==> flow/design.v <==
parameter Z_2 = 2'bZZ;
parameter Z_4 = 4'bZZZZ;
parameter Z_8 = 8'bZZZZZZZZ;
parameter Z_16 = 16'bZZZZZZZZZZZZZZZZ;
parameter IDLE = 2'b00;
parameter WRITE_CONTROL = 2'b01;
parameter READ_CONTROL = 2'b10;
parameter REG_SP = 4'b1000;
parameter REG_EPC = 4'b1001;
parameter REG_ESP = 4'b1010;
parameter REG_IH = 4'b1011;
parameter REG_RA = 4'b1100;
parameter OP_ADDIU = 5'b01001;
parameter OP_ADDIU3 = 5'b01000;
parameter OP_B = 5'b00010;
parameter OP_BEQZ = 5'b00100;
parameter OP_BNEZ = 5'b00101;
parameter OP_LI = 5'b01101;
parameter OP_LW = 5'b10011;
parameter OP_SW = 5'b11011;
parameter OP_ADDSP3 = 5'b00000;
parameter OP_CMPI = 5'b01110;
parameter OP_LW_SP = 5'b10010;
parameter OP_SW_SP = 5'b11010;
parameter OP_INT = 5'b11111;
parameter OP_BTEQZ_PREFIX = 5'b01100;
parameter OP_BTEQZ_SUFFIX = 3'b000;
parameter OP_ADDSP_PREFIX = 5'b01100;
parameter OP_ADDSP_SUFFIX = 3'b011;
parameter OP_MTSP_PREFIX = 5'b01100;
parameter OP_MTSP_SUFFIX = 3'b100;
parameter OP_AND_PREFIX = 5'b11101;
parameter OP_AND_SUFFIX = 5'b01100;
parameter OP_CMP_PREFIX = 5'b11101;
parameter OP_CMP_SUFFIX = 5'b01010;
parameter OP_OR_PREFIX = 5'b11101;
parameter OP_OR_SUFFIX = 5'b01101;
parameter OP_NOT_PREFIX = 5'b11101;
parameter OP_NOT_SUFFIX = 5'b01111;
parameter OP_SLLV_PREFIX = 5'b11101;
parameter OP_SLLV_SUFFIX = 5'b00100;
parameter OP_SLTU_PREFIX = 5'b11101;
parameter OP_SLTU_SUFFIX = 5'b00011;
parameter OP_JR_PREFIX = 5'b11101;
parameter OP_JR_MIDFIX = 3'b000;
parameter OP_JR_SUFFIX = 5'b00000;
parameter OP_MFPC_PREFIX = 5'b11101;
parameter OP_MFPC_MIDFIX = 3'b010;
parameter OP_MFPC_SUFFIX = 5'b00000;
parameter OP_JALR_PREFIX = 5'b11101;
parameter OP_JALR_MIDFIX = 3'b110;
parameter OP_JALR_SUFFIX = 5'b00000;
parameter OP_JRRA_PREFIX = 5'b11101;
parameter OP_JRRA_MIDFIX = 3'b001;
parameter OP_JRRA_SUFFIX = 5'b00000;
parameter OP_MFIH_PREFIX = 5'b11110;
parameter OP_MFIH_SUFFIX = 8'b00000000;
parameter OP_MTIH_PREFIX = 5'b11110;
parameter OP_MTIH_SUFFIX = 8'b00000001;
parameter OP_SLL_PREFIX = 5'b00110;
parameter OP_SLL_SUFFIX = 2'b00;
parameter OP_SRA_PREFIX = 5'b00110;
parameter OP_SRA_SUFFIX = 2'b11;
parameter OP_SUBU_PREFIX = 5'b11100;
parameter OP_SUBU_SUFFIX = 2'b11;
parameter OP_ADDU_PREFIX = 5'b11100;
parameter OP_ADDU_SUFFIX = 2'b01;
parameter OP_NOP = 16'b0000100000000000;
module ByPass (
  input [3:0] sourceAddress,
  input [15:0] sourceValue,
  input [3:0] updatedAddress,
  input [15:0] updatedValue,
  output [15:0] selectedValue
);
assign selectedValue = updatedAddress == sourceAddress ? updatedValue : sourceValue;
endmodule
module Forwarder (
	input clk,
	input rst,
	input [15:0] in,
	output reg [15:0] out
);
reg [15:0] temp;
always @ (negedge clk or negedge rst) begin
	if (!rst) begin
		temp <= 0;
	end else begin
		temp <= in;
	end
end
always @ (posedge clk or negedge rst) begin
	if (!rst) begin
		out <= 0;
	end else begin
		out <= temp;
	end
end
endmodule
module Forwarder4Bit (
	input clk,
	input rst,
	input [3:0] in,
	output reg [3:0] out
);
reg [3:0] temp;
always @ (negedge clk or negedge rst) begin
	if (!rst) begin
		temp <= 0;
	end else begin
		temp <= in;
	end
end
always @ (posedge clk or negedge rst) begin
	if (!rst) begin
		out <= 0;
	end else begin
		out <= temp;
	end
end
endmodule
module InterruptSelector (
  input [15:0] normalInstruction,
  input [15:0] interruptInstruction,
  input interruptSignal,
  output [15:0] selectedInstruction
);
assign selectedInstruction = interruptSignal ? interruptInstruction : normalInstruction;
endmodule
module HardwareInterruptHandler (
  input clock, 
  input reset,
  input interruptSignal,
  input handInterruptSignalIn,
  output interruptSignalOut
);
reg [3:0] handSignalCache;
always @ (posedge clock or negedge reset) begin
  if (!reset) begin
    handSignalCache <= 4'b1111;
  end else begin
    handSignalCache[0] <= handSignalCache[1];
    handSignalCache[1] <= handSignalCache[2];
    handSignalCache[2] <= handSignalCache[3];
    handSignalCache[3] <= handInterruptSignalIn;
  end
end
assign interruptSignalOut = (handSignalCache[0] && handSignalCache[1] && !handSignalCache[2] && !handSignalCache[3]) ?  1'b1   :  interruptSignal;
endmodule
module InterruptHandler (
  input clock,
  input reset,
  input [3:0] interruptIndexIn,
  input interruptSignalIn,
  output reg interruptSignalOut,
  output reg [15:0] interruptInstructionOut
);
parameter OP_ADDIU = 5'b01001;
parameter OP_ADDIU3 = 5'b01000;
parameter OP_B = 5'b00010;
parameter OP_BEQZ = 5'b00100;
parameter OP_BNEZ = 5'b00101;
parameter OP_LI = 5'b01101;
parameter OP_LW = 5'b10011;
parameter OP_SW = 5'b11011;
parameter OP_ADDSP3 = 5'b00000;
parameter OP_CMPI = 5'b01110;
parameter OP_LW_SP = 5'b10010;
parameter OP_SW_SP = 5'b11010;
parameter OP_INT = 5'b11111;
parameter OP_BTEQZ_PREFIX = 5'b01100;
parameter OP_BTEQZ_SUFFIX = 3'b000;
parameter OP_ADDSP_PREFIX = 5'b01100;
parameter OP_ADDSP_SUFFIX = 3'b011;
parameter OP_MTSP_PREFIX = 5'b01100;
parameter OP_MTSP_SUFFIX = 3'b100;
parameter OP_AND_PREFIX = 5'b11101;
parameter OP_AND_SUFFIX = 5'b01100;
parameter OP_CMP_PREFIX = 5'b11101;
parameter OP_CMP_SUFFIX = 5'b01010;
parameter OP_OR_PREFIX = 5'b11101;
parameter OP_OR_SUFFIX = 5'b01101;
parameter OP_NOT_PREFIX = 5'b11101;
parameter OP_NOT_SUFFIX = 5'b01111;
parameter OP_SLLV_PREFIX = 5'b11101;
parameter OP_SLLV_SUFFIX = 5'b00100;
parameter OP_SLTU_PREFIX = 5'b11101;
parameter OP_SLTU_SUFFIX = 5'b00011;
parameter OP_JR_PREFIX = 5'b11101;
parameter OP_JR_MIDFIX = 3'b000;
parameter OP_JR_SUFFIX = 5'b00000;
parameter OP_MFPC_PREFIX = 5'b11101;
parameter OP_MFPC_MIDFIX = 3'b010;
parameter OP_MFPC_SUFFIX = 5'b00000;
parameter OP_JALR_PREFIX = 5'b11101;
parameter OP_JALR_MIDFIX = 3'b110;
parameter OP_JALR_SUFFIX = 5'b00000;
parameter OP_JRRA_PREFIX = 5'b11101;
parameter OP_JRRA_MIDFIX = 3'b001;
parameter OP_JRRA_SUFFIX = 5'b00000;
parameter OP_MFIH_PREFIX = 5'b11110;
parameter OP_MFIH_SUFFIX = 8'b00000000;
parameter OP_MTIH_PREFIX = 5'b11110;
parameter OP_MTIH_SUFFIX = 8'b00000001;
parameter OP_SLL_PREFIX = 5'b00110;
parameter OP_SLL_SUFFIX = 2'b00;
parameter OP_SRA_PREFIX = 5'b00110;
parameter OP_SRA_SUFFIX = 2'b11;
parameter OP_SUBU_PREFIX = 5'b11100;
parameter OP_SUBU_SUFFIX = 2'b11;
parameter OP_ADDU_PREFIX = 5'b11100;
parameter OP_ADDU_SUFFIX = 2'b01;
parameter OP_NOP = 16'b0000100000000000;
reg [3:0] interruptState;
reg [3:0] interruptIndex;
reg insideInterrupt;
localparam STATE_TOTAL = 10;
always @ (negedge clock or negedge reset) begin
  if (!reset) begin
    interruptState <= 1;
    interruptIndex <= 0;
    insideInterrupt <= 0;
  end else begin
    if (interruptSignalIn == 1 && insideInterrupt == 0 && interruptState == 1) begin
      interruptIndex <= interruptIndexIn;
      insideInterrupt <= 1;
    end else if (interruptState < STATE_TOTAL && insideInterrupt == 1) begin
      interruptState <= interruptState + 1;
    end else if (interruptState == STATE_TOTAL) begin
      interruptState <= 1;
      insideInterrupt <= 0;
      interruptIndex <= 0;
    end
  end
end
always @ (posedge clock or negedge reset) begin
  if (!reset) begin
    interruptInstructionOut <= OP_NOP;
    interruptSignalOut <= 0;
  end else begin
    if (insideInterrupt == 1) begin 
	    interruptInstructionOut <= {8'hF8, interruptState, interruptIndex};
		  interruptSignalOut <= 1;
	  end else begin
	    interruptInstructionOut <= OP_NOP;
		  interruptSignalOut <= 0;
	  end
  end
end
endmodule
module InstructionFetcher (
	input clk,
	input rst,
	input [15:0] current_PC,  
	input [15:0] mem_read,  
	output reg [15:0] current_IR_addr,
	output reg [15:0] current_IR
);
parameter OP_ADDIU = 5'b01001;
parameter OP_ADDIU3 = 5'b01000;
parameter OP_B = 5'b00010;
parameter OP_BEQZ = 5'b00100;
parameter OP_BNEZ = 5'b00101;
parameter OP_LI = 5'b01101;
parameter OP_LW = 5'b10011;
parameter OP_SW = 5'b11011;
parameter OP_ADDSP3 = 5'b00000;
parameter OP_CMPI = 5'b01110;
parameter OP_LW_SP = 5'b10010;
parameter OP_SW_SP = 5'b11010;
parameter OP_INT = 5'b11111;
parameter OP_BTEQZ_PREFIX = 5'b01100;
parameter OP_BTEQZ_SUFFIX = 3'b000;
parameter OP_ADDSP_PREFIX = 5'b01100;
parameter OP_ADDSP_SUFFIX = 3'b011;
parameter OP_MTSP_PREFIX = 5'b01100;
parameter OP_MTSP_SUFFIX = 3'b100;
parameter OP_AND_PREFIX = 5'b11101;
parameter OP_AND_SUFFIX = 5'b01100;
parameter OP_CMP_PREFIX = 5'b11101;
parameter OP_CMP_SUFFIX = 5'b01010;
parameter OP_OR_PREFIX = 5'b11101;
parameter OP_OR_SUFFIX = 5'b01101;
parameter OP_NOT_PREFIX = 5'b11101;
parameter OP_NOT_SUFFIX = 5'b01111;
parameter OP_SLLV_PREFIX = 5'b11101;
parameter OP_SLLV_SUFFIX = 5'b00100;
parameter OP_SLTU_PREFIX = 5'b11101;
parameter OP_SLTU_SUFFIX = 5'b00011;
parameter OP_JR_PREFIX = 5'b11101;
parameter OP_JR_MIDFIX = 3'b000;
parameter OP_JR_SUFFIX = 5'b00000;
parameter OP_MFPC_PREFIX = 5'b11101;
parameter OP_MFPC_MIDFIX = 3'b010;
parameter OP_MFPC_SUFFIX = 5'b00000;
parameter OP_JALR_PREFIX = 5'b11101;
parameter OP_JALR_MIDFIX = 3'b110;
parameter OP_JALR_SUFFIX = 5'b00000;
parameter OP_JRRA_PREFIX = 5'b11101;
parameter OP_JRRA_MIDFIX = 3'b001;
parameter OP_JRRA_SUFFIX = 5'b00000;
parameter OP_MFIH_PREFIX = 5'b11110;
parameter OP_MFIH_SUFFIX = 8'b00000000;
parameter OP_MTIH_PREFIX = 5'b11110;
parameter OP_MTIH_SUFFIX = 8'b00000001;
parameter OP_SLL_PREFIX = 5'b00110;
parameter OP_SLL_SUFFIX = 2'b00;
parameter OP_SRA_PREFIX = 5'b00110;
parameter OP_SRA_SUFFIX = 2'b11;
parameter OP_SUBU_PREFIX = 5'b11100;
parameter OP_SUBU_SUFFIX = 2'b11;
parameter OP_ADDU_PREFIX = 5'b11100;
parameter OP_ADDU_SUFFIX = 2'b01;
parameter OP_NOP = 16'b0000100000000000;
always @ (negedge clk) begin
	current_IR_addr <= current_PC;
end
always @ (negedge rst or posedge clk) begin
	if (!rst) begin
		current_IR <= OP_NOP;
	end else begin
		current_IR <= mem_read;
	end
end
endmodule
module InstructionDecoder (
  input clock,
  input reset,
  input [15:0] currentInstruction,
  output reg [3:0] firstRegisiterAddress,
  output reg [3:0] secondRegisiterAddress,   
  output reg [3:0] targetRegisiterAddress,
  output reg [2:0] jumpControl,
  output reg [3:0] interruptIndex,
  output reg interruptSignal,
  output reg interruptInstructionSignal
);
parameter OP_ADDIU = 5'b01001;
parameter OP_ADDIU3 = 5'b01000;
parameter OP_B = 5'b00010;
parameter OP_BEQZ = 5'b00100;
parameter OP_BNEZ = 5'b00101;
parameter OP_LI = 5'b01101;
parameter OP_LW = 5'b10011;
parameter OP_SW = 5'b11011;
parameter OP_ADDSP3 = 5'b00000;
parameter OP_CMPI = 5'b01110;
parameter OP_LW_SP = 5'b10010;
parameter OP_SW_SP = 5'b11010;
parameter OP_INT = 5'b11111;
parameter OP_BTEQZ_PREFIX = 5'b01100;
parameter OP_BTEQZ_SUFFIX = 3'b000;
parameter OP_ADDSP_PREFIX = 5'b01100;
parameter OP_ADDSP_SUFFIX = 3'b011;
parameter OP_MTSP_PREFIX = 5'b01100;
parameter OP_MTSP_SUFFIX = 3'b100;
parameter OP_AND_PREFIX = 5'b11101;
parameter OP_AND_SUFFIX = 5'b01100;
parameter OP_CMP_PREFIX = 5'b11101;
parameter OP_CMP_SUFFIX = 5'b01010;
parameter OP_OR_PREFIX = 5'b11101;
parameter OP_OR_SUFFIX = 5'b01101;
parameter OP_NOT_PREFIX = 5'b11101;
parameter OP_NOT_SUFFIX = 5'b01111;
parameter OP_SLLV_PREFIX = 5'b11101;
parameter OP_SLLV_SUFFIX = 5'b00100;
parameter OP_SLTU_PREFIX = 5'b11101;
parameter OP_SLTU_SUFFIX = 5'b00011;
parameter OP_JR_PREFIX = 5'b11101;
parameter OP_JR_MIDFIX = 3'b000;
parameter OP_JR_SUFFIX = 5'b00000;
parameter OP_MFPC_PREFIX = 5'b11101;
parameter OP_MFPC_MIDFIX = 3'b010;
parameter OP_MFPC_SUFFIX = 5'b00000;
parameter OP_JALR_PREFIX = 5'b11101;
parameter OP_JALR_MIDFIX = 3'b110;
parameter OP_JALR_SUFFIX = 5'b00000;
parameter OP_JRRA_PREFIX = 5'b11101;
parameter OP_JRRA_MIDFIX = 3'b001;
parameter OP_JRRA_SUFFIX = 5'b00000;
parameter OP_MFIH_PREFIX = 5'b11110;
parameter OP_MFIH_SUFFIX = 8'b00000000;
parameter OP_MTIH_PREFIX = 5'b11110;
parameter OP_MTIH_SUFFIX = 8'b00000001;
parameter OP_SLL_PREFIX = 5'b00110;
parameter OP_SLL_SUFFIX = 2'b00;
parameter OP_SRA_PREFIX = 5'b00110;
parameter OP_SRA_SUFFIX = 2'b11;
parameter OP_SUBU_PREFIX = 5'b11100;
parameter OP_SUBU_SUFFIX = 2'b11;
parameter OP_ADDU_PREFIX = 5'b11100;
parameter OP_ADDU_SUFFIX = 2'b01;
parameter OP_NOP = 16'b0000100000000000;
parameter Z_2 = 2'bZZ;
parameter Z_4 = 4'bZZZZ;
parameter Z_8 = 8'bZZZZZZZZ;
parameter Z_16 = 16'bZZZZZZZZZZZZZZZZ;
parameter IDLE = 2'b00;
parameter WRITE_CONTROL = 2'b01;
parameter READ_CONTROL = 2'b10;
parameter REG_SP = 4'b1000;
parameter REG_EPC = 4'b1001;
parameter REG_ESP = 4'b1010;
parameter REG_IH = 4'b1011;
parameter REG_RA = 4'b1100;
localparam NONE_CONTROL = 3'b000;
localparam B_CONTROL = 3'b001;
localparam BEQZ_CONTROL = 3'b010;
localparam BNEZ_CONTROL = 3'b011;
localparam BTEQZ_CONTROL = 3'b100;
localparam JR_CONTROL = 3'b101;
localparam JALR_CONTROL = 3'b110;
localparam JRRA_CONTROL = 3'b111;
reg [15:0] instruction;
wire [3:0] firstParameter = {1'b0, instruction[10:8]};
wire [3:0] secondParameter = {1'b0, instruction[7:5]};
wire [3:0] thirdParameter = {1'b0, instruction[4:2]};
always @ (negedge clock or negedge reset) begin
  if (!reset) begin
    instruction <= OP_NOP;
  end else begin
    instruction <= currentInstruction;
  end
end
always @ (posedge clock or negedge reset) begin
  firstRegisiterAddress <= 0;
  secondRegisiterAddress <= 0;
  targetRegisiterAddress <= 4'hf;
  interruptSignal <= 0;
  interruptIndex <= 0;
  interruptInstructionSignal <= 0;
  jumpControl <= NONE_CONTROL;
  if (!reset) begin
    firstRegisiterAddress <= 0;
    secondRegisiterAddress <= 0;
    interruptSignal <= 0;
    interruptIndex <= 0;
    interruptInstructionSignal <= 0;
    targetRegisiterAddress <= 4'hf;
    jumpControl <= NONE_CONTROL;
  end else begin
    case (instruction[15:11])
      OP_ADDIU: begin
        targetRegisiterAddress <= firstParameter;
        firstRegisiterAddress <= firstParameter;
      end
      OP_ADDIU3: begin
        targetRegisiterAddress <= secondParameter;
        firstRegisiterAddress <= firstParameter;
      end
      OP_B: begin
        jumpControl <= B_CONTROL;
      end
      OP_BEQZ: begin
        jumpControl <= BEQZ_CONTROL;
        firstRegisiterAddress <= firstParameter;
      end
      OP_BNEZ: begin
        jumpControl <= BNEZ_CONTROL;
        firstRegisiterAddress <= firstParameter;
      end
      OP_LI: begin
        targetRegisiterAddress <= firstParameter;
      end
      OP_LW: begin
        targetRegisiterAddress <= secondParameter;
        firstRegisiterAddress <= firstParameter;
      end
      OP_SW: begin
        firstRegisiterAddress <= firstParameter;
        secondRegisiterAddress <= secondParameter;
      end
      OP_ADDSP3: begin
        targetRegisiterAddress <= firstParameter;
        secondRegisiterAddress <= REG_SP;
      end
      OP_CMPI: begin
        firstRegisiterAddress <= firstParameter;
      end
      OP_LW_SP: begin
        targetRegisiterAddress <= firstParameter;
        secondRegisiterAddress <= REG_SP;
      end
      OP_SW_SP: begin
        firstRegisiterAddress <= firstParameter;
        secondRegisiterAddress <= REG_SP;
      end
      OP_INT: begin
        case (instruction[7:4])
          0: begin
            interruptSignal <= 1;
            interruptIndex <= instruction[3:0];
          end
          1: begin 
            targetRegisiterAddress <= REG_EPC;
          end
          2: begin
            targetRegisiterAddress <= REG_ESP;
            firstRegisiterAddress <= REG_SP;
          end
          3: begin
            targetRegisiterAddress <= REG_SP;
          end
          4: begin
            firstRegisiterAddress <= REG_EPC;
            secondRegisiterAddress <= REG_SP;
          end
          5: begin
            secondRegisiterAddress <= REG_SP;
          end
          6: begin
            firstRegisiterAddress <= REG_ESP;
            secondRegisiterAddress <= REG_SP;
          end
          7: begin
				interruptInstructionSignal <= 1;
            firstRegisiterAddress <= REG_IH;
          end
        endcase
      end
      5'b01100: begin
        case (instruction[10:8])
          OP_BTEQZ_SUFFIX: begin
            jumpControl <= BTEQZ_CONTROL;
          end
          OP_ADDSP_SUFFIX: begin
            targetRegisiterAddress <= REG_SP;
            secondRegisiterAddress <= REG_SP;
          end
          OP_MTSP_SUFFIX: begin
            targetRegisiterAddress <= REG_SP;
            secondRegisiterAddress <= secondParameter;
          end
        endcase
      end
      5'b11101: begin
        case (instruction[4:0])
          OP_AND_SUFFIX: begin
            targetRegisiterAddress <= firstParameter;
            firstRegisiterAddress  <= firstParameter;
            secondRegisiterAddress <= secondParameter;
          end
          OP_CMP_SUFFIX: begin
            firstRegisiterAddress <= firstParameter;
            secondRegisiterAddress <= secondParameter;
          end
          OP_OR_SUFFIX: begin
            targetRegisiterAddress <= firstParameter;
            firstRegisiterAddress <= firstParameter;
            secondRegisiterAddress <= secondParameter;
          end
          OP_NOT_SUFFIX: begin
            targetRegisiterAddress <= firstParameter;
            secondRegisiterAddress <= secondParameter;
          end
          OP_SLLV_SUFFIX: begin
            targetRegisiterAddress <= secondParameter;
            firstRegisiterAddress <= firstParameter;
            secondRegisiterAddress <= secondParameter;
          end
          OP_SLTU_SUFFIX: begin
            firstRegisiterAddress <= firstParameter;
            secondRegisiterAddress <= secondParameter;
          end
          5'b00000: begin
            case (instruction[7:5])
              OP_JR_MIDFIX: begin
				    jumpControl <= JR_CONTROL;
                firstRegisiterAddress <= firstParameter;
              end
              OP_MFPC_MIDFIX: begin
                targetRegisiterAddress <= firstParameter;
              end
              OP_JALR_MIDFIX: begin
				    jumpControl <= JALR_CONTROL;
                targetRegisiterAddress <= REG_RA;
                firstRegisiterAddress <= firstParameter;
              end
              OP_JRRA_MIDFIX: begin
				    jumpControl <= JRRA_CONTROL;
                firstRegisiterAddress <= REG_RA;
              end
            endcase
          end
        endcase
      end
      5'b11110: begin
        case (instruction[7:0])
          OP_MFIH_SUFFIX: begin
            targetRegisiterAddress <= firstParameter;
            firstRegisiterAddress <= REG_IH;
          end
          OP_MTIH_SUFFIX: begin
            targetRegisiterAddress <= REG_IH;
            firstRegisiterAddress <= firstParameter;
          end
        endcase
      end
      5'b00110: begin
        case (instruction[1:0])
          OP_SLL_SUFFIX: begin
            targetRegisiterAddress <= firstParameter;
            secondRegisiterAddress <= secondParameter;
          end
          OP_SRA_SUFFIX: begin
            targetRegisiterAddress <= firstParameter;
            secondRegisiterAddress <= secondParameter;
          end
        endcase
      end
      5'b11100: begin
        case (instruction[1:0])
          OP_SUBU_SUFFIX: begin
            targetRegisiterAddress <= thirdParameter;
            firstRegisiterAddress <= firstParameter;
            secondRegisiterAddress <= secondParameter;
          end
          OP_ADDU_SUFFIX: begin
            targetRegisiterAddress <= thirdParameter;
            firstRegisiterAddress <= firstParameter;
            secondRegisiterAddress <= secondParameter;
          end
        endcase
      end
      default: begin
      end
    endcase
  end
end
endmodule
module ProgramCounterAdder (
  input clock,
  input reset,
  input [15:0] currentPC,
  input [15:0] currentInstruction,
  input [15:0] finalRegisterValue,
  input t,
  input interruptSignal,
  input interruptInstructionSignal,
  input [2:0] jumpControl,
  output [15:0] nextPC
);
localparam NONE_CONTROL = 3'b000;
localparam B_CONTROL = 3'b001;
localparam BEQZ_CONTROL = 3'b010;
localparam BNEZ_CONTROL = 3'b011;
localparam BTEQZ_CONTROL = 3'b100;
localparam JR_CONTROL = 3'b101;
reg [15:0] instruction, jumpPC;
reg [15:0] programCounterRegister;
reg jump;
wire [15:0] immediateSignExtend_8bit = {instruction[7] ? 8'hff : 8'h00, instruction[7:0]};
wire [15:0] immediateSignExtend_11bit = {instruction[10] ?  5'b11111 : 5'b00000, instruction[10:0]};
always @ (negedge clock or negedge reset) begin
  if (!reset) begin
    instruction <= 16'h8000;  
    programCounterRegister <= 16'hffff;  
  end else begin
    instruction <= currentInstruction;
    programCounterRegister <= currentPC;
  end
end
always @ (*) begin
  jumpPC = 0;
  jump = 0;
  if (!reset) begin
    jumpPC = 0;
    jump = 0;
  end else begin
    case (jumpControl)
      NONE_CONTROL: begin
        jumpPC = 0;
        jump = 0;
      end
      B_CONTROL: begin
        jumpPC = programCounterRegister + immediateSignExtend_11bit;
        jump = 1;
      end
      BEQZ_CONTROL: begin
        if (finalRegisterValue == 0) begin
          jumpPC = programCounterRegister + immediateSignExtend_8bit;
          jump = 1;
        end
      end
      BNEZ_CONTROL: begin
        if (finalRegisterValue != 0) begin
          jumpPC = programCounterRegister + immediateSignExtend_8bit;
          jump = 1;
        end
      end
      BTEQZ_CONTROL: begin
        if (t == 0) begin
          jumpPC = programCounterRegister + immediateSignExtend_8bit;
          jump = 1;
        end
      end
      JR_CONTROL: begin
        jumpPC = finalRegisterValue;
        jump = 1;
      end
    endcase
  end
end
assign nextPC = interruptInstructionSignal ? finalRegisterValue : (interruptSignal ? programCounterRegister : (jump ? jumpPC : programCounterRegister + 1));
endmodule
module ArithmeticLogicalUnit (
  input clock,
  input reset,
  input [15:0] finalFirstRegisterValue,
  input [15:0] finalSecondRegisterValue,
  input [15:0] currentProgramCounter,
  input [15:0] currentInstruction,
  output reg [15:0] targetValue,
  output reg tRead
);
reg tWriteEnable;
reg tToWrite;
reg [15:0] programCounter;
reg [15:0] instruction;
reg [15:0] firstRegisterValue;
reg [15:0] secondRegisterValue;
wire [15:0] immediateSignExtend_8bit = {instruction[7] ? 8'hff : 8'h00, instruction[7:0]};
wire [15:0] immediateSignExtend_11bit = {instruction[10] ?  5'b11111 : 5'b00000, instruction[10:0]};
wire [15:0] immediateZeroExtend_8bit = {8'h00, instruction[7:0]};
wire [15:0] immediateSignExtend_4bit = {instruction[3] ? 12'hfff : 12'h000, instruction[3:0]};
wire [3:0] shiftImmediate = instruction[4:2] ? instruction[4:2] : 8;
parameter OP_ADDIU = 5'b01001;
parameter OP_ADDIU3 = 5'b01000;
parameter OP_B = 5'b00010;
parameter OP_BEQZ = 5'b00100;
parameter OP_BNEZ = 5'b00101;
parameter OP_LI = 5'b01101;
parameter OP_LW = 5'b10011;
parameter OP_SW = 5'b11011;
parameter OP_ADDSP3 = 5'b00000;
parameter OP_CMPI = 5'b01110;
parameter OP_LW_SP = 5'b10010;
parameter OP_SW_SP = 5'b11010;
parameter OP_INT = 5'b11111;
parameter OP_BTEQZ_PREFIX = 5'b01100;
parameter OP_BTEQZ_SUFFIX = 3'b000;
parameter OP_ADDSP_PREFIX = 5'b01100;
parameter OP_ADDSP_SUFFIX = 3'b011;
parameter OP_MTSP_PREFIX = 5'b01100;
parameter OP_MTSP_SUFFIX = 3'b100;
parameter OP_AND_PREFIX = 5'b11101;
parameter OP_AND_SUFFIX = 5'b01100;
parameter OP_CMP_PREFIX = 5'b11101;
parameter OP_CMP_SUFFIX = 5'b01010;
parameter OP_OR_PREFIX = 5'b11101;
parameter OP_OR_SUFFIX = 5'b01101;
parameter OP_NOT_PREFIX = 5'b11101;
parameter OP_NOT_SUFFIX = 5'b01111;
parameter OP_SLLV_PREFIX = 5'b11101;
parameter OP_SLLV_SUFFIX = 5'b00100;
parameter OP_SLTU_PREFIX = 5'b11101;
parameter OP_SLTU_SUFFIX = 5'b00011;
parameter OP_JR_PREFIX = 5'b11101;
parameter OP_JR_MIDFIX = 3'b000;
parameter OP_JR_SUFFIX = 5'b00000;
parameter OP_MFPC_PREFIX = 5'b11101;
parameter OP_MFPC_MIDFIX = 3'b010;
parameter OP_MFPC_SUFFIX = 5'b00000;
parameter OP_JALR_PREFIX = 5'b11101;
parameter OP_JALR_MIDFIX = 3'b110;
parameter OP_JALR_SUFFIX = 5'b00000;
parameter OP_JRRA_PREFIX = 5'b11101;
parameter OP_JRRA_MIDFIX = 3'b001;
parameter OP_JRRA_SUFFIX = 5'b00000;
parameter OP_MFIH_PREFIX = 5'b11110;
parameter OP_MFIH_SUFFIX = 8'b00000000;
parameter OP_MTIH_PREFIX = 5'b11110;
parameter OP_MTIH_SUFFIX = 8'b00000001;
parameter OP_SLL_PREFIX = 5'b00110;
parameter OP_SLL_SUFFIX = 2'b00;
parameter OP_SRA_PREFIX = 5'b00110;
parameter OP_SRA_SUFFIX = 2'b11;
parameter OP_SUBU_PREFIX = 5'b11100;
parameter OP_SUBU_SUFFIX = 2'b11;
parameter OP_ADDU_PREFIX = 5'b11100;
parameter OP_ADDU_SUFFIX = 2'b01;
parameter OP_NOP = 16'b0000100000000000;
parameter Z_2 = 2'bZZ;
parameter Z_4 = 4'bZZZZ;
parameter Z_8 = 8'bZZZZZZZZ;
parameter Z_16 = 16'bZZZZZZZZZZZZZZZZ;
parameter IDLE = 2'b00;
parameter WRITE_CONTROL = 2'b01;
parameter READ_CONTROL = 2'b10;
parameter REG_SP = 4'b1000;
parameter REG_EPC = 4'b1001;
parameter REG_ESP = 4'b1010;
parameter REG_IH = 4'b1011;
parameter REG_RA = 4'b1100;
always @ (negedge clock or negedge reset) begin
  if (!reset) begin
    programCounter <= 0;
    instruction <= OP_NOP;
    firstRegisterValue <= 0;
    secondRegisterValue <= 0;
  end else begin
    programCounter <= currentProgramCounter;
    instruction <= currentInstruction;
    firstRegisterValue <= finalFirstRegisterValue;
    secondRegisterValue <= finalSecondRegisterValue;
  end
end
always @(posedge clock or negedge reset) begin
  if (!reset) begin
    tWriteEnable <= 1;
    tToWrite <= 0;
    targetValue <= 0;
    tRead <= 0;
  end else begin
    case (instruction[15:11])
      OP_ADDIU: begin
        targetValue <= firstRegisterValue + immediateSignExtend_8bit;
      end
      OP_ADDIU3: begin
        targetValue <= firstRegisterValue + immediateSignExtend_4bit;
      end
      OP_LI: begin
        targetValue <= immediateZeroExtend_8bit;
      end
      OP_SW: begin
        targetValue <= secondRegisterValue;
      end		  
      OP_ADDSP3: begin
        targetValue <= secondRegisterValue + immediateSignExtend_8bit;
      end
      OP_CMPI: begin
        tToWrite <= firstRegisterValue != immediateSignExtend_8bit;
        if (tWriteEnable) tRead <= firstRegisterValue != immediateSignExtend_8bit;
        tWriteEnable <= 0;
      end
      OP_SW_SP: begin
		    targetValue <= firstRegisterValue;
		  end
      OP_INT: begin
        case (instruction[7:4])
          1: begin 
            targetValue <= programCounter;
          end
          2: begin
            targetValue <= firstRegisterValue;
          end
          3: begin
            targetValue <= 16'hBF20;
          end
          4: begin
            targetValue <= firstRegisterValue;
          end 
          5: begin
            targetValue <= instruction[3:0];
          end
          6: begin
            targetValue <= firstRegisterValue;
          end 
        endcase
      end
      5'b01100: begin
        case (instruction[10:8])
          OP_ADDSP_SUFFIX: begin
            targetValue <= secondRegisterValue + immediateSignExtend_8bit;
          end
          OP_MTSP_SUFFIX: begin
            targetValue <= secondRegisterValue;
          end
        endcase
      end
      5'b11101: begin
        case (instruction[4:0])
          OP_AND_SUFFIX: begin
            targetValue <= firstRegisterValue & secondRegisterValue;
          end
          OP_CMP_SUFFIX: begin
            tToWrite <= firstRegisterValue != secondRegisterValue;
            if (tWriteEnable) tRead <= firstRegisterValue != secondRegisterValue;
            tWriteEnable <= 0;
          end
          OP_OR_SUFFIX: begin
            targetValue <= firstRegisterValue | secondRegisterValue;
          end
          OP_NOT_SUFFIX: begin
            targetValue <= ~secondRegisterValue;
          end
          OP_SLLV_SUFFIX: begin
            targetValue <= secondRegisterValue << firstRegisterValue;
          end
          OP_SLTU_SUFFIX: begin
            tToWrite <= $unsigned(firstRegisterValue) < $unsigned(secondRegisterValue);
            if (tWriteEnable) tRead <= $unsigned(firstRegisterValue) < $unsigned(secondRegisterValue);
            tWriteEnable <= 0;
          end
          5'b00000: begin
            case (instruction[7:5])
              OP_MFPC_MIDFIX: begin
                targetValue <= programCounter;
              end
              OP_JALR_MIDFIX: begin
                targetValue <= programCounter;
              end
            endcase
          end
        endcase
      end
      5'b11110: begin
        case (instruction[7:0])
          OP_MFIH_SUFFIX: begin
            targetValue <= firstRegisterValue;
          end
          OP_MTIH_SUFFIX: begin
            targetValue <= firstRegisterValue;
          end
        endcase
      end
      5'b00110: begin
        case (instruction[1:0])
          OP_SLL_SUFFIX: begin
            targetValue <= secondRegisterValue << shiftImmediate;
          end
          OP_SRA_SUFFIX: begin
            targetValue <= secondRegisterValue >>> shiftImmediate;
          end
        endcase
      end
      5'b11100: begin
        case (instruction[1:0])
          OP_SUBU_SUFFIX: begin
            targetValue <= firstRegisterValue - secondRegisterValue;
          end
          OP_ADDU_SUFFIX: begin
            targetValue <= firstRegisterValue + secondRegisterValue;
          end
        endcase
      end
      default: begin
			tWriteEnable <= 1;
			targetValue <= 0;
      end
    endcase
  end
end
endmodule
module MemoryAddressCalculator (
	input clk,
	input rst,
	input [15:0] instruction_in,
	input [15:0] first_register_value,
	input [15:0] second_reigster_value,
	output reg [1:0] memory_control,
	output reg [15:0] memory_address
);
wire [15:0] immediate_from_5;
wire [15:0] immediate_from_8;
reg [15:0] instruction;
reg [15:0] rm_1, rm_2;
parameter OP_ADDIU = 5'b01001;
parameter OP_ADDIU3 = 5'b01000;
parameter OP_B = 5'b00010;
parameter OP_BEQZ = 5'b00100;
parameter OP_BNEZ = 5'b00101;
parameter OP_LI = 5'b01101;
parameter OP_LW = 5'b10011;
parameter OP_SW = 5'b11011;
parameter OP_ADDSP3 = 5'b00000;
parameter OP_CMPI = 5'b01110;
parameter OP_LW_SP = 5'b10010;
parameter OP_SW_SP = 5'b11010;
parameter OP_INT = 5'b11111;
parameter OP_BTEQZ_PREFIX = 5'b01100;
parameter OP_BTEQZ_SUFFIX = 3'b000;
parameter OP_ADDSP_PREFIX = 5'b01100;
parameter OP_ADDSP_SUFFIX = 3'b011;
parameter OP_MTSP_PREFIX = 5'b01100;
parameter OP_MTSP_SUFFIX = 3'b100;
parameter OP_AND_PREFIX = 5'b11101;
parameter OP_AND_SUFFIX = 5'b01100;
parameter OP_CMP_PREFIX = 5'b11101;
parameter OP_CMP_SUFFIX = 5'b01010;
parameter OP_OR_PREFIX = 5'b11101;
parameter OP_OR_SUFFIX = 5'b01101;
parameter OP_NOT_PREFIX = 5'b11101;
parameter OP_NOT_SUFFIX = 5'b01111;
parameter OP_SLLV_PREFIX = 5'b11101;
parameter OP_SLLV_SUFFIX = 5'b00100;
parameter OP_SLTU_PREFIX = 5'b11101;
parameter OP_SLTU_SUFFIX = 5'b00011;
parameter OP_JR_PREFIX = 5'b11101;
parameter OP_JR_MIDFIX = 3'b000;
parameter OP_JR_SUFFIX = 5'b00000;
parameter OP_MFPC_PREFIX = 5'b11101;
parameter OP_MFPC_MIDFIX = 3'b010;
parameter OP_MFPC_SUFFIX = 5'b00000;
parameter OP_JALR_PREFIX = 5'b11101;
parameter OP_JALR_MIDFIX = 3'b110;
parameter OP_JALR_SUFFIX = 5'b00000;
parameter OP_JRRA_PREFIX = 5'b11101;
parameter OP_JRRA_MIDFIX = 3'b001;
parameter OP_JRRA_SUFFIX = 5'b00000;
parameter OP_MFIH_PREFIX = 5'b11110;
parameter OP_MFIH_SUFFIX = 8'b00000000;
parameter OP_MTIH_PREFIX = 5'b11110;
parameter OP_MTIH_SUFFIX = 8'b00000001;
parameter OP_SLL_PREFIX = 5'b00110;
parameter OP_SLL_SUFFIX = 2'b00;
parameter OP_SRA_PREFIX = 5'b00110;
parameter OP_SRA_SUFFIX = 2'b11;
parameter OP_SUBU_PREFIX = 5'b11100;
parameter OP_SUBU_SUFFIX = 2'b11;
parameter OP_ADDU_PREFIX = 5'b11100;
parameter OP_ADDU_SUFFIX = 2'b01;
parameter OP_NOP = 16'b0000100000000000;
parameter Z_2 = 2'bZZ;
parameter Z_4 = 4'bZZZZ;
parameter Z_8 = 8'bZZZZZZZZ;
parameter Z_16 = 16'bZZZZZZZZZZZZZZZZ;
parameter IDLE = 2'b00;
parameter WRITE_CONTROL = 2'b01;
parameter READ_CONTROL = 2'b10;
parameter REG_SP = 4'b1000;
parameter REG_EPC = 4'b1001;
parameter REG_ESP = 4'b1010;
parameter REG_IH = 4'b1011;
parameter REG_RA = 4'b1100;
assign immediate_from_5 = {instruction[4]? 11'b11111111111: 11'b00000000000, instruction[4:0]};
assign immediate_from_8 = {instruction[7]? 8'hFF: 8'h00, instruction[7:0]};
always @ (negedge clk or negedge rst) begin
	if (!rst) begin
		instruction <= 16'b0000100000000000;
		rm_1 <= 0;
		rm_2 <= 0;
	end else begin
		instruction <= instruction_in;
		rm_1 <= first_register_value;
		rm_2 <= second_reigster_value;
	end
end
always @ (posedge clk or negedge rst) begin
	if (!rst) begin
		memory_address <= 16'hFFFF;
		memory_control <= IDLE;
	end else begin
		case (instruction[15:11])
			OP_LW_SP: begin
				memory_address <= rm_2 + immediate_from_8;
				memory_control <= READ_CONTROL;
			end
			OP_LW: begin
				memory_address <= rm_1 + immediate_from_5;
				memory_control <= READ_CONTROL;
			end
			OP_SW_SP: begin
				memory_address <= rm_2 + immediate_from_8;
				memory_control <= WRITE_CONTROL;
			end
			OP_SW: begin
				memory_address <= rm_1 + immediate_from_5;
				memory_control <= WRITE_CONTROL;
			end
      OP_INT: begin
        case (instruction[7:4])
          4: begin
            memory_address <= rm_2;
            memory_control <= WRITE_CONTROL;
          end
          5: begin
            memory_address <= rm_2 + 1;
            memory_control <= WRITE_CONTROL;
          end
          6: begin
            memory_address <= rm_2 + 2;
            memory_control <= WRITE_CONTROL;
          end 
        endcase
      end
			default begin
				memory_address <= 16'hFFFF;
				memory_control <= IDLE;
			end
		endcase
	end
end
endmodule
module MemoryInterface (
	input clk,
	input rst,
	input [15:0] memory_address_from_cpu,
	input [15:0] target_value_from_cpu,
	input [1:0] memory_control_signal_from_cpu,
	input [15:0] data_fetched_from_memory,
	output reg [15:0] memory_address_to_memory,
	output [15:0] data_fetched_to_cpu,
	output reg [1:0] memory_control_signal_to_memory,
	output reg [15:0] target_value_to_memory
);
reg [15:0] memory_address_temp;
reg [1:0] memory_control_signal_temp;
reg [15:0] target_value_temp;
assign data_fetched_to_cpu = data_fetched_from_memory;
always @ (negedge clk or negedge rst) begin
	if (!rst) begin
		memory_address_temp <= 0;
		memory_control_signal_temp <= 0;
		target_value_temp <= 0;
	end else begin
		memory_address_temp <= memory_address_from_cpu;
		memory_control_signal_temp <= memory_control_signal_from_cpu;
		target_value_temp <= target_value_from_cpu;
	end
end
always @ (posedge clk or negedge rst) begin
	if (!rst) begin
		memory_address_to_memory <= 0;
		memory_control_signal_to_memory <= 0;
		target_value_to_memory <= 0;
	end else begin
		memory_address_to_memory <= memory_address_temp;
		memory_control_signal_to_memory <= memory_control_signal_temp;
		target_value_to_memory <= target_value_temp;
	end
end
endmodule
module Selector (
  input clk, rst,
  input [1:0] memory_control,
  input [15:0] mem_data_read,
  input [15:0] alu_cal_result,
  output [15:0] select_cal_result
);
reg [15:0] temp_result;
reg [1:0] memory_control_temp;
always @ (negedge clk or negedge rst) begin
  if (!rst) begin
    temp_result <= 0;
    memory_control_temp <= 0;
  end
  else begin
    temp_result <= alu_cal_result;
	 memory_control_temp <= memory_control;
  end
end
assign select_cal_result = memory_control_temp[1]? mem_data_read : temp_result;
endmodule
module Register (
  input clock,
  input reset,
  input [3:0] firstRegisterAddress,
  input [3:0] secondRegisterAddress,
  input [3:0] targetRegisterAddress,
  input [15:0] targetValue,
  output [15:0] firstRegisterValueOrigin,
  output [15:0] secondRegisterValueOrigin,
  output [175:0] debug_registers
);
reg [207:0] registers;
assign debug_registers = {
    registers[0*16 +: 16],
    registers[1*16 +: 16],
    registers[2*16 +: 16],
    registers[3*16 +: 16],
    registers[4*16 +: 16],
    registers[5*16 +: 16],
    registers[6*16 +: 16],
    registers[7*16 +: 16],
    registers[8*16 +: 16],
    registers[9*16 +: 16],
    registers[10*16 +: 16]
};
assign firstRegisterValueOrigin = firstRegisterAddress <= 12 ? registers[firstRegisterAddress*16 +: 16] : 16'h0000;
assign secondRegisterValueOrigin = secondRegisterAddress <= 12 ? registers[secondRegisterAddress*16 +: 16] : 16'h0000;
always @ (negedge clock, negedge reset) begin
  if (!reset) begin
    registers <= 0;
  end else begin
    if (targetRegisterAddress <= 12) begin
      registers[targetRegisterAddress*16 +: 16] <= targetValue;
    end
  end
end
endmodule
module CentralProcessingUnit (
  input clock,
  input reset,
  input handInterruptSignalIn,
  input [15:0] IF_memory_read,
  output [15:0] IF_address,
  input [15:0] MEM_memory_read,
  output [1:0] MEM_memory_control,
  output [15:0] MEM_memory_address,
  output [15:0] MEM_target_value,
  output [175:0] register_value
);
wire [15:0] programCounter_0;   
wire [15:0] programCounter_1;   
wire [15:0] programCounter_2;   
wire [15:0] programCounter_3;   
wire [15:0] programCounter_4;   
wire [15:0] programCounter_5;   
wire [15:0] instruction_1_origin;
wire [15:0] instruction_1_selected;
wire [15:0] instruction_2;
wire [15:0] instruction_3;
wire [15:0] instruction_4;
wire [3:0] firstRegisterAddress;
wire [15:0] firstRegisterValueOrigin;
wire [15:0] firstRegisterValueMiddle;
wire [15:0] firstRegisterValueFinal;
wire [3:0] secondRegisterAddress;
wire [15:0] secondRegisterValueOrigin;
wire [15:0] secondRegisterValueMiddle;
wire [15:0] secondRegisterValueFinal;
wire [3:0] targetRegisterAddress_2;
wire [3:0] targetRegisterAddress_3;
wire [3:0] targetRegisterAddress_4;
wire [15:0] targetValue_3;
wire [15:0] targetValue_4;
wire t;
wire [2:0] jumpControl;
wire [1:0] memoryControl;
wire [15:0] dataMemoryAddress;
wire [15:0] dataFetched;
wire [3:0] interruptIndex;
wire interruptSignalDecoder;
wire interruptSignalHandler;
wire interruptSignalHardware;
wire interruptInstructionSignal;
wire [15:0] interruptInstruction;
ProgramCounterAdder pcAdder (
  clock,
  reset,
  programCounter_0,
  instruction_1_selected,
  firstRegisterValueFinal,
  t,
  interruptSignalHandler,
  interruptInstructionSignal,
  jumpControl,
  programCounter_0
);
InstructionFetcher fetcher (
  .clk(clock),
  .rst(reset),
  .current_PC(programCounter_0),
  .mem_read(IF_memory_read),
  .current_IR_addr(IF_address),
  .current_IR(instruction_1_origin)
);
InstructionDecoder decoder (
  clock,
  reset,
  instruction_1_selected,
  firstRegisterAddress,
  secondRegisterAddress,
  targetRegisterAddress_2,
  jumpControl,
  interruptIndex,
  interruptSignalDecoder,
  interruptInstructionSignal
);
InterruptHandler handler (
  clock,
  reset,
  interruptIndex,
  interruptSignalHardware,
  interruptSignalHandler,
  interruptInstruction
);
InterruptSelector interruptSelector (
  instruction_1_origin,
  interruptInstruction,
  interruptSignalHandler,
  instruction_1_selected
);
HardwareInterruptHandler hardwareHandler (
  clock, 
  reset,
  interruptSignalDecoder,
  handInterruptSignalIn,
  interruptSignalHardware
);
Forwarder programCounterForwarder_2 (
  clock,
  reset,
  programCounter_0,
  programCounter_2
);
Forwarder instructionForwarder_2 (
  clock,
  reset,
  instruction_1_selected,
  instruction_2
);
ByPass firstRegisiterByPass_II (
  firstRegisterAddress,
  firstRegisterValueOrigin,
  targetRegisterAddress_4,
  targetValue_4,
  firstRegisterValueMiddle
);
ByPass firstRegisiterByPass_I (
  firstRegisterAddress,
  firstRegisterValueMiddle,
  targetRegisterAddress_3,
  targetValue_3,
  firstRegisterValueFinal
);
ByPass secondRegisterByPass_II (
  secondRegisterAddress,
  secondRegisterValueOrigin,
  targetRegisterAddress_4,
  targetValue_4,
  secondRegisterValueMiddle
);
ByPass secondRegisterByPass_I (
  secondRegisterAddress,
  secondRegisterValueMiddle,
  targetRegisterAddress_3,
  targetValue_3,
  secondRegisterValueFinal
);
ArithmeticLogicalUnit alu (
  clock,
  reset,
  firstRegisterValueFinal,
  secondRegisterValueFinal,
  programCounter_2,
  instruction_2,
  targetValue_3,
  t
);
MemoryAddressCalculator addressCalculator (
  clock,
  reset,
  instruction_2,
  firstRegisterValueFinal,
  secondRegisterValueFinal,
  memoryControl,
  dataMemoryAddress
);
Forwarder4Bit targetRegisterAddressForwarder_3 (
  clock,
  reset,
  targetRegisterAddress_2,
  targetRegisterAddress_3
);
MemoryInterface memoryCommunicator (
  .clk(clock),
  .rst(reset),
  .memory_address_from_cpu(dataMemoryAddress),  
  .target_value_from_cpu(targetValue_3), 
  .memory_control_signal_from_cpu(memoryControl),  
  .data_fetched_from_memory(MEM_memory_read),
  .memory_address_to_memory(MEM_memory_address),
  .memory_control_signal_to_memory(MEM_memory_control),
  .target_value_to_memory(MEM_target_value),
  .data_fetched_to_cpu(dataFetched)     
);
Selector selector (
  .clk(clock),
  .rst(reset),
  .memory_control(memoryControl),
  .mem_data_read(dataFetched),
  .alu_cal_result(targetValue_3),
  .select_cal_result(targetValue_4)
);
Forwarder4Bit targetRegisterAddressForwarder_4 (
  clock,
  reset,
  targetRegisterAddress_3,
  targetRegisterAddress_4
);
Register register (
  clock,
  reset,
  firstRegisterAddress,
  secondRegisterAddress,
  targetRegisterAddress_4,
  targetValue_4,
  firstRegisterValueOrigin,
  secondRegisterValueOrigin,
  register_value
);
endmodule
# Step by step through the tools: CentralProcessingUnit
# Tool output for the design above before and after an edit, in the order of the flow.
# Lines under "orig" count in the file above, lines under "edited" in the edited file.
# "change": "edited" minus "orig" as printed here. "rel_change_pct": 100 x difference / "orig".
# Operators carry their Yosys type and port widths (W data, S select, Z words).
# Cell names lack the library's common part.
# Not given: -
# design
top	CentralProcessingUnit
clock	clock
lib	sky130hd
corner	tt_025C_1v80

# Diff
# The edit as a unified diff against the file above.
# The edit is scripted: it alters the design's behaviour and was not made to optimise anything.
# begin of diff
@@ -1186,5 +1186,5 @@
   input [15:0] IF_memory_read,
   output [15:0] IF_address,
-  input [15:0] MEM_memory_read,
+  input [15:0] MEM_memory_read_i,
   output [1:0] MEM_memory_control,
   output [15:0] MEM_memory_address,
@@ -1192,4 +1192,6 @@
   output [175:0] register_value
 );
+reg [15:0] MEM_memory_read;
+always @(posedge clock) MEM_memory_read <= MEM_memory_read_i;
 wire [15:0] programCounter_0;   
 wire [15:0] programCounter_1;   
# end of diff

# Elaborated design
# Source: Yosys, flattened and elaborated, memories not mapped. Widths are those after wreduce. Registers that Yosys merges into a memory's read port (data or address) are not register bits. Print and check cells do not count.
# bits
item	orig	edited	change	rel_change_pct
elab_cells	316	317	1	0.32
out_inout_bits	226	226	0	0.00
register_bits	582	598	16	2.75
input_bits	35	35	0	0.00
# classes
item	orig	edited	change	rel_change_pct
n_logic	10	10	0	0.00
muxes	87	87	0	0.00
n_reduce_logical	53	53	0	0.00
n_cmp	5	5	0	0.00
n_shift	7	7	0	0.00
add_sub_neg	13	13	0	0.00
n_eq	99	99	0	0.00
# Unchanged operator kinds not shown: 93.

# Depth
# Depth = most cells in a row (Yosys ltp): at word level without a register or memory, in the mapped netlist without a sequential cell, where the memories' decode and read muxes count.
# depth
item	orig	edited	change	rel_change_pct
ltp_word	11	11	0	0.00
abc_area	0	0	-	-
mapped_depth	16	16	0	0.00
depth_no_buf	14	14	0	0.00

# Synthesis result
# The flow's flattened synthesis, as Yosys stat reports it; memories are mapped. The netlist is that of the ABC_AREA named above (0 if unset); the other value can give another one.
# by_type
cell_type	orig	edited	change	rel_change_pct
mux2i_1	97	116	19	19.59
xnor2_1	68	85	17	25.00
a22oi_1	44	27	-17	-38.64
a21o_1	38	22	-16	-42.11
dfxtp_1	16	32	16	100.00
a21oi_1	245	259	14	5.71
o21ai_0	310	323	13	4.19
xor2_1	42	29	-13	-30.95
o211ai_1	31	18	-13	-41.94
o21ai_1	14	1	-13	-92.86
o21bai_1	9	22	13	144.44
a221o_1	22	11	-11	-50.00
o221ai_1	12	23	11	91.67
a221oi_1	42	32	-10	-23.81
nand2b_1	40	31	-9	-22.50
o21a_1	16	25	9	56.25
a211o_1	13	5	-8	-61.54
mux2_1	7	0	-7	-100.00
# Unchanged cell types not shown: 20.
# Not every row of either side is listed.
# synth_totals
item	orig	edited	change	rel_change_pct
yosys_area_um2	33357.0	33384.5	27.5	0.08
buffers	414	414	0	0.00
seqArea_um2	13739.4	14059.7	320.3	2.33
stdcells	3533	3535	2	0.06
flip_flops	550	566	16	2.91
# The figures by module come from a second, unflattened synthesis with its own total; it is not the netlist above.
# unflattened
item	orig	edited	change	rel_change_pct
cells_unflattened	3496	3593	97	2.77
area_unflattened_um2	38689.6	39206.4	516.8	1.34
# Each row is one instance without its submodules.
# modules_orig
module	instances	mod_seq_area_um2	cells	mod_area_um2
Register	1	5205.0	948	12512.0
ArithmeticLogicalUnit	1	2054.5	1139	9735.6
MemoryAddressCalculator	1	1597.8	404	3957.5
ProgramCounterAdder	1	695.7	358	2975.4
InstructionDecoder	1	932.1	230	2107.0
MemoryInterface	1	1701.6	84	1821.7
Forwarder	2	800.8	32	800.8
ByPass	4	0.0	22	247.7
InterruptHandler	1	451.7	73	820.8
InstructionFetcher	1	721.9	33	725.7
Selector	1	425.4	35	674.4
Forwarder4Bit	2	200.2	8	200.2
InterruptSelector	1	0.0	18	249.0
HardwareInterruptHandler	1	105.1	6	117.6
CentralProcessingUnit	1	0.0	0	0.0
# modules_edited
module	instances	mod_seq_area_um2	cells	mod_area_um2
Register	1	5205.0	1029	12708.4
ArithmeticLogicalUnit	1	2054.5	1139	9735.6
MemoryAddressCalculator	1	1597.8	404	3957.5
ProgramCounterAdder	1	695.7	358	2975.4
InstructionDecoder	1	932.1	230	2107.0
MemoryInterface	1	1701.6	84	1821.7
Forwarder	2	800.8	32	800.8
ByPass	4	0.0	22	247.7
InterruptHandler	1	451.7	73	820.8
InstructionFetcher	1	721.9	33	725.7
Selector	1	425.4	35	674.4
Forwarder4Bit	2	200.2	8	200.2
CentralProcessingUnit	1	320.3	16	320.3
InterruptSelector	1	0.0	18	249.0
HardwareInterruptHandler	1	105.1	6	117.6

# Layout results
# Both versions went through the flow (Yosys, OpenROAD) with the same settings in each pair. Constraints: input delay and output delay 20% of the set period each, output load 0.01 pF.
# settings_set_A
CORE_UTILIZATION	40
PLACE_DENSITY	0.6
period_ns	11.0
CAP_MARGIN	20
CORE_MARGIN	2
SLEW_MARGIN	20
# results_set_A
item	orig	edited	change	rel_change_pct
util_frac	0.467	0.466	-0.001	-
finalCellArea_um2	38436.9	38356.8	-80.1	-0.21
worst_hold_slack_ns	0.367	0.365	-0.002	-
final_setup_tns_ns	0.000	0.000	0.000	-
synth_area_um2	33357.0	33384.5	27.5	0.08
totalPower_uw	9287	7520	-1767	-19.03
die_area_um2	85717.2	85787.5	70.3	0.08
worst_setup_slack_ns	0.297	0.465	0.168	-
# settings_set_B
CAP_MARGIN	15
CELL_PAD_IN_SITES_DETAIL_PLACEMENT	0
CELL_PAD_IN_SITES_GLOBAL_PLACEMENT	0
CORE_ASPECT_RATIO	1.64
CORE_UTILIZATION	40
CTS_CLUSTER_DIAMETER	232
CTS_CLUSTER_SIZE	98
GPL_TIMING_DRIVEN	1
MAX_ROUTING_LAYER	met4
PLACE_DENSITY_LB_ADDON	0.13
SETUP_SLACK_MARGIN	2.37
SLEW_MARGIN	15
TNS_END_PERCENT	100
period_ns	8.91
CORE_MARGIN	2
# results_set_B
item	orig	edited	change	rel_change_pct
util_frac	0.565	0.54	-0.025	-
finalCellArea_um2	46657.2	44601.5	-2055.7	-4.41
worst_hold_slack_ns	0.386	0.386	0.000	-
final_setup_tns_ns	0.000	0.000	0.000	-
synth_area_um2	33357.0	33384.5	27.5	0.08
totalPower_uw	11796	8764	-3032	-25.70
die_area_um2	85788.7	85859.8	71.1	0.08
worst_setup_slack_ns	0.146	0.198	0.052	-
# "totalPower_uw" is the tool's figure for a default switching activity; nothing was simulated.
